==> flow/design.v <==
`timescale 1ns / 1ps
module fir_filter
#(
    parameter NUM_ELEMENTS = 7
)
(
    input clk,
    input rst,
    input [ 7 : 0 ] weight_data,
    input [ 2 : 0 ] weight_idx,
    input weight_valid,
    output weight_ready,
    input [ 7 : 0 ] input_data,
    input input_valid,
    output input_ready,
    output [ 15 : 0 ] output_data,
    input output_ready,
    output output_valid
);
    assign weight_ready = 1;
    assign input_ready = 1;
    assign output_valid = 1;
    reg [7:0] weights [NUM_ELEMENTS-1:0];
    reg [7:0] values [NUM_ELEMENTS-1:0];
    integer i;
    always@(posedge clk)begin
        if (rst)begin
            for (i = 0; i< NUM_ELEMENTS; i = i+1)
                weights[i] = 0;
        end else if (weight_valid)
            weights[weight_idx] = weight_data;
        for (i = NUM_ELEMENTS-1; i> 0; i=i-1)begin
            values[i] <= rst?0:values[i-1];
        end
        values[0] <= rst?0:input_data;
    end
    wire [15:0] intermediate_sums [NUM_ELEMENTS-1:0];
    assign output_data = intermediate_sums[NUM_ELEMENTS-1];  
    generate
        genvar j;
        for (j = 0; j<NUM_ELEMENTS; j=j+1)begin:summation
            assign intermediate_sums[j] = (j?intermediate_sums[j-1]:0) + values[j]*weights[j];
        end
    endgenerate
endmodule
Step by step through the tools: fir_filter. Tool output for the design above, in the order of the flow. Lines are those of the file above, counted from 1. Operators carry their Yosys type and port widths (W data, S select, Z words). Cell names lack the library's common part. A cell with n/a has no value.

Top: fir_filter. Clock: clk. Standard-cell library: sky130hd. Library corner: tt_025C_1v80.

After elaboration. Counts by Yosys on the flattened word-level netlist (proc, flatten, opt, wreduce). Print and check cells are left out. Cells with the same type and inputs are merged into one. Memory sizes are those after Yosys's memory passes, which may raise the word count (mostly to a power of two), join words into wider ones and drop unused or constant bits.

For bits in registers the number is 56. The entry for RAM bits reads 64. For memory cells the number is 1. For bits of input ports the number is 24. Elaborated cells: 32.

Memories: weights (words 8, bits a word 8, line 23) `reg [7:0] weights [NUM_ELEMENTS-1:0];`.

Add/subtract/negate cells: 6. Multiply operators: 7. Mux-type cells: 10. For reduce/logical cells the number is 1.

Operator list (count): $mul A8 B8 Y16 (7); $add A16 B16 Y16 (6); $mux W8 (3); $mux W3 (3); $reduce_or A8 Y1 (1); $mux W1 (4).

Depth. Depth = most cells in a row (Yosys ltp): at word level without a register or memory, in the mapped netlist without a sequential cell, where the memories' decode and read muxes count.

The figure for depth after elaboration is 7. The entry for ABC_AREA reads 0. Under depth in mapped cells stands 26. The entry for mapped depth without buffers reads 26.

Synthesis result. The flow's flattened synthesis, as Yosys stat reports it; memories are mapped. The netlist is that of the ABC_AREA named above (0 if unset); the other value can give another one.

Under standard cells after synthesis stands 1875. For synthesis area the number is 18706.7 um^2. Under sequential part of the area stands 2722.6 um^2. The figure for mapped flip-flops is 112. The figure for buffers is 24.

Cells by type: fa_1 (count 401, area in all 8.03E+03 um^2); ha_1 (count 183, area in all 2.29E+03 um^2); and2_1 (count 302, area in all 1.89E+03 um^2); inv_1 (count 503, area in all 1.89E+03 um^2); edfxtp_1 (count 48, area in all 1.44E+03 um^2); dfxtp_1 (count 64, area in all 1.28E+03 um^2); nand2_1 (count 168, area in all 630.605 um^2); nor2b_1 (count 61, area in all 381.616 um^2); xnor2_1 (count 28, area in all 245.235 um^2); nor2_1 (count 42, area in all 157.651 um^2); mux2i_1 (count 8, area in all 80.077 um^2); clkbuf_1 (count 19, area in all 71.318 um^2); a21oi_1 (count 10, area in all 50.048 um^2); a21o_1 (count 6, area in all 45.043 um^2); nand2b_1 (count 6, area in all 37.536 um^2); xor2_1 (count 3, area in all 26.275 um^2); buf_4 (count 3, area in all 22.522 um^2); o41ai_2 (count 1, area in all 16.266 um^2).

Other cell types: 14; their cells: 19.

Worst setup path after synthesis. Path of least setup slack by OpenSTA after synthesis, without wires, with an ideal clock, recovery checks aside; 20% of the period is set as input and as output delay. Where synthesis merged equal registers, the netlist keeps one of their names.

Path kind: flip-flop to output port. Start: reg values[0][4]. End: out output_data[15]. Period: 13.0 ns. For output delay the number is 2.600 ns. Under arrival stands 6.659 ns. The entry for required time reads 10.400 ns. Under path slack stands 3.741 ns. Under path delay stands 6.659 ns. For driving pins on the path the number is 26. For synthesis period reached the number is 9.259 ns.

"path delay" = arrival - input delay + setup time. At an output port there is no setup time. "driving pins on the path": output pins that drive a net of the path, with the launching flip-flop's if there is one; two outputs of one cell count as two. "synthesis period reached" is the clock period less the worst setup slack; recovery checks do not enter. This is arithmetic on one report: input and output delays are still those of the set period (20% each). The rows between start and end are the longest chain of elaborated cells between them; the timing report does not say that the signal goes this way. Where chains are equally long, one stands for them. A line is the first line of the expression or statement that the cell stems from. Yosys adds cells for indexed reads and writes and turns some case tables into memories.

Path through: dfxtp_1 clkbuf_1 and2_1 fa_1 inv_1 fa_1 inv_1 fa_1 fa_1 inv_1 fa_1 fa_1 inv_1 fa_1 fa_1 inv_1 fa_1 inv_1 ha_1 a21o_1 a21o_1 a21oi_1 o21ai_0 o41ai_2 o21ai_1 xnor2_1. The entry for length of the longest elaborated chain reads 7.

RTL lines, path post-synthesis: start, declared (line 24) `reg [7:0] values [NUM_ELEMENTS-1:0];`; start, assigned (line 35) `values[0] <= rst?0:input_data;`; $mul A8 B8 Y16 (line 42) `assign intermediate_sums[j] = (j?intermediate_sums[j-1]:0) + values[j]*weights[j];`; $add A16 B16 Y16 (6 in a row) (line 42); end, declared (line 16) `output [ 15 : 0 ] output_data,`.

Worst path after layout. From the final timing report of flow run 1: the path of least setup slack in the routed layout; clock arrival at registers is part of the times.

Path kind: flip-flop to output port. Start: reg values[0][7]. End: out output_data[15]. Period: 13.8 ns. For output delay the number is 2.76 ns. Under arrival stands 8.59 ns. The entry for required time reads 11.04 ns. Under path slack stands 2.45 ns. For driving pins on the path the number is 25.

The rows between start and end are the longest chain of elaborated cells between them; the timing report does not say that the signal goes this way. Where chains are equally long, one stands for them.

Path through: dfxtp_1 nand2_1 fa_1 inv_1 fa_1 inv_1 fa_1 inv_1 fa_1 inv_1 fa_1 fa_1 inv_1 fa_1 fa_1 inv_1 fa_1 inv_1 ha_1 a21o_1 a21o_1 o41ai_2 o21ai_1 xnor2_1 clkdlybuf4s50_1. The entry for length of the longest elaborated chain reads 7.

RTL lines, path after layout: start, declared (line 24) `reg [7:0] values [NUM_ELEMENTS-1:0];`; start, assigned (line 35) `values[0] <= rst?0:input_data;`; $mul A8 B8 Y16 (line 42) `assign intermediate_sums[j] = (j?intermediate_sums[j-1]:0) + values[j]*weights[j];`; $add A16 B16 Y16 (6 in a row) (line 42); end, declared (line 16) `output [ 15 : 0 ] output_data,`.

Design fir_filter on sky130hd. What follows are 4 stored runs of the flow, each under its own settings; their order means nothing. The constraints put input and output delay at 20% of the set period each and load the outputs with 0.01 pF. "achieved clock period" means the clock period less the worst setup slack. The figure is calculated, with input and output delays left at 20% of the set period. "time on the worst setup path" is the time allowed to the run's worst setup path (the clock period less input and output delay, where it has them) less its slack. Clock arrival times count: a late capture clock shortens it, a late launch clock lengthens it.

Files of flow run 1:
==> flow/run.sh <==
#!/bin/bash
# the make line also repeats the synthesis and layout settings of config.mk as NAME=value (left out here)
make -C /OpenROAD-flow-scripts/flow DESIGN_CONFIG=/design/flow/config.mk WORK_HOME=/design/flow/orfs CLKGATE_MAP_FILE= finish
==> flow/config.mk <==
export PLATFORM = sky130hd
export DESIGN_NAME = fir_filter
export DESIGN_NICKNAME = fir_filter
export VERILOG_FILES = /design/flow/design.v
export SDC_FILE = /design/flow/constraint.sdc
export NUM_CORES = 4
export LEC_CHECK = 0
export CAP_MARGIN = 20
export CORE_ASPECT_RATIO = 1.43
export CORE_MARGIN = 2
export CORE_UTILIZATION = 57
export CTS_CLUSTER_DIAMETER = 261
export CTS_CLUSTER_SIZE = 88
export GPL_TIMING_DRIVEN = 1
export HOLD_SLACK_MARGIN = -0.02
export MIN_ROUTING_LAYER = met1
export PLACE_DENSITY_LB_ADDON = 0.25
export SLEW_MARGIN = 20
==> flow/constraint.sdc <==
create_clock -name core_clock -period 13.8 [get_ports {clk}]
set_input_delay 2.7600 -clock core_clock [delete_from_list [all_inputs] [get_ports {clk}]]
set_output_delay 2.7600 -clock core_clock [all_outputs]
set_load 0.01 [all_outputs]

Results of flow run 1. The measured achieved clock period is 11.349 ns. For the worst hold slack in the final report the run shows 0.604 ns. For the standard-cell area after routing the run shows 19810.2 um^2. The final utilization is 61.1 %. The measured die footprint is 34307.6 um^2. The summed negative setup slack stands at 0.000 ns. The synthesis area is 18706.7 um^2. The measured time on the worst setup path is 8.59 ns. Class of the worst setup path: flip-flop to output port. For the worst setup slack after layout the run shows 2.451 ns.

Files of flow run 2:
==> flow/run.sh <==
#!/bin/bash
# the make line also repeats the synthesis and layout settings of config.mk as NAME=value (left out here)
make -C /OpenROAD-flow-scripts/flow DESIGN_CONFIG=/design/flow/config.mk WORK_HOME=/design/flow/orfs CLKGATE_MAP_FILE= finish
==> flow/config.mk <==
export PLATFORM = sky130hd
export DESIGN_NAME = fir_filter
export DESIGN_NICKNAME = fir_filter
export VERILOG_FILES = /design/flow/design.v
export SDC_FILE = /design/flow/constraint.sdc
export NUM_CORES = 4
export LEC_CHECK = 0
export CAP_MARGIN = 20
export CORE_ASPECT_RATIO = 1.43
export CORE_MARGIN = 2
export CORE_UTILIZATION = 22
export CTS_CLUSTER_DIAMETER = 261
export CTS_CLUSTER_SIZE = 88
export GPL_TIMING_DRIVEN = 0
export HOLD_SLACK_MARGIN = 0.12
export MIN_ROUTING_LAYER = met2
export PLACE_DENSITY_LB_ADDON = 0.01
export SETUP_SLACK_MARGIN = 3.51
export SLEW_MARGIN = 20
==> flow/constraint.sdc <==
create_clock -name core_clock -period 13.8 [get_ports {clk}]
set_input_delay 2.7600 -clock core_clock [delete_from_list [all_inputs] [get_ports {clk}]]
set_output_delay 2.7600 -clock core_clock [all_outputs]
set_load 0.01 [all_outputs]

Results of flow run 2. The measured achieved clock period is 10.502 ns. For the worst hold slack in the final report the run shows 0.576 ns. For the standard-cell area after routing the run shows 22029.9 um^2. The final utilization is 26.2 %. The measured die footprint is 87414.9 um^2. The summed negative setup slack stands at 0.000 ns. The synthesis area is 18706.7 um^2. The measured time on the worst setup path is 7.74 ns. Class of the worst setup path: flip-flop to output port. For the worst setup slack after layout the run shows 3.298 ns.

Files of flow run 3:
==> flow/run.sh <==
#!/bin/bash
# the make line also repeats the synthesis and layout settings of config.mk as NAME=value (left out here)
make -C /OpenROAD-flow-scripts/flow DESIGN_CONFIG=/design/flow/config.mk WORK_HOME=/design/flow/orfs CLKGATE_MAP_FILE= finish
==> flow/config.mk <==
export PLATFORM = sky130hd
export DESIGN_NAME = fir_filter
export DESIGN_NICKNAME = fir_filter
export VERILOG_FILES = /design/flow/design.v
export SDC_FILE = /design/flow/constraint.sdc
export NUM_CORES = 4
export LEC_CHECK = 0
export CAP_MARGIN = 25
export CELL_PAD_IN_SITES_GLOBAL_PLACEMENT = 0
export CORE_MARGIN = 2
export CORE_UTILIZATION = 21
export GPL_ROUTABILITY_DRIVEN = 1
export MIN_ROUTING_LAYER = met2
export PLACE_DENSITY_LB_ADDON = 0.26
export SETUP_SLACK_MARGIN = 1.56
export SLEW_MARGIN = 20
export TNS_END_PERCENT = 85
==> flow/constraint.sdc <==
create_clock -name core_clock -period 8.4 [get_ports {clk}]
set_input_delay 1.6800 -clock core_clock [delete_from_list [all_inputs] [get_ports {clk}]]
set_output_delay 1.6800 -clock core_clock [all_outputs]
set_load 0.01 [all_outputs]

Results of flow run 3. The measured achieved clock period is 9.021 ns. For the worst hold slack in the final report the run shows 0.651 ns. For the standard-cell area after routing the run shows 22974.5 um^2. The final utilization is 26.0 %. The measured die footprint is 91482.1 um^2. The summed negative setup slack stands at -3.736 ns. The synthesis area is 18706.7 um^2. The measured time on the worst setup path is 7.34 ns. Class of the worst setup path: flip-flop to output port. For the worst setup slack after layout the run shows -0.621 ns.

Files of flow run 4:
==> flow/run.sh <==
#!/bin/bash
# the make line also repeats the synthesis and layout settings of config.mk as NAME=value (left out here)
make -C /OpenROAD-flow-scripts/flow DESIGN_CONFIG=/design/flow/config.mk WORK_HOME=/design/flow/orfs CLKGATE_MAP_FILE= finish
==> flow/config.mk <==
export PLATFORM = sky130hd
export DESIGN_NAME = fir_filter
export DESIGN_NICKNAME = fir_filter
export VERILOG_FILES = /design/flow/design.v
export SDC_FILE = /design/flow/constraint.sdc
export NUM_CORES = 4
export LEC_CHECK = 0
export CAP_MARGIN = 20
export CELL_PAD_IN_SITES_DETAIL_PLACEMENT = 2
export CELL_PAD_IN_SITES_GLOBAL_PLACEMENT = 3
export CORE_MARGIN = 2
export CORE_UTILIZATION = 39
export GPL_ROUTABILITY_DRIVEN = 1
export PLACE_DENSITY_LB_ADDON = 0.12
export SETUP_SLACK_MARGIN = 2.4
export SLEW_MARGIN = 20
==> flow/constraint.sdc <==
create_clock -name core_clock -period 8.73 [get_ports {clk}]
set_input_delay 1.7460 -clock core_clock [delete_from_list [all_inputs] [get_ports {clk}]]
set_output_delay 1.7460 -clock core_clock [all_outputs]
set_load 0.01 [all_outputs]

Results of flow run 4. The measured achieved clock period is 9.411 ns. For the worst hold slack in the final report the run shows 0.526 ns. For the standard-cell area after routing the run shows 22720.5 um^2. The final utilization is 47.8 %. The measured die footprint is 49733.5 um^2. The summed negative setup slack stands at -3.789 ns. The synthesis area is 18706.7 um^2. The measured time on the worst setup path is 7.67 ns. Class of the worst setup path: flip-flop to output port. For the worst setup slack after layout the run shows -0.681 ns.
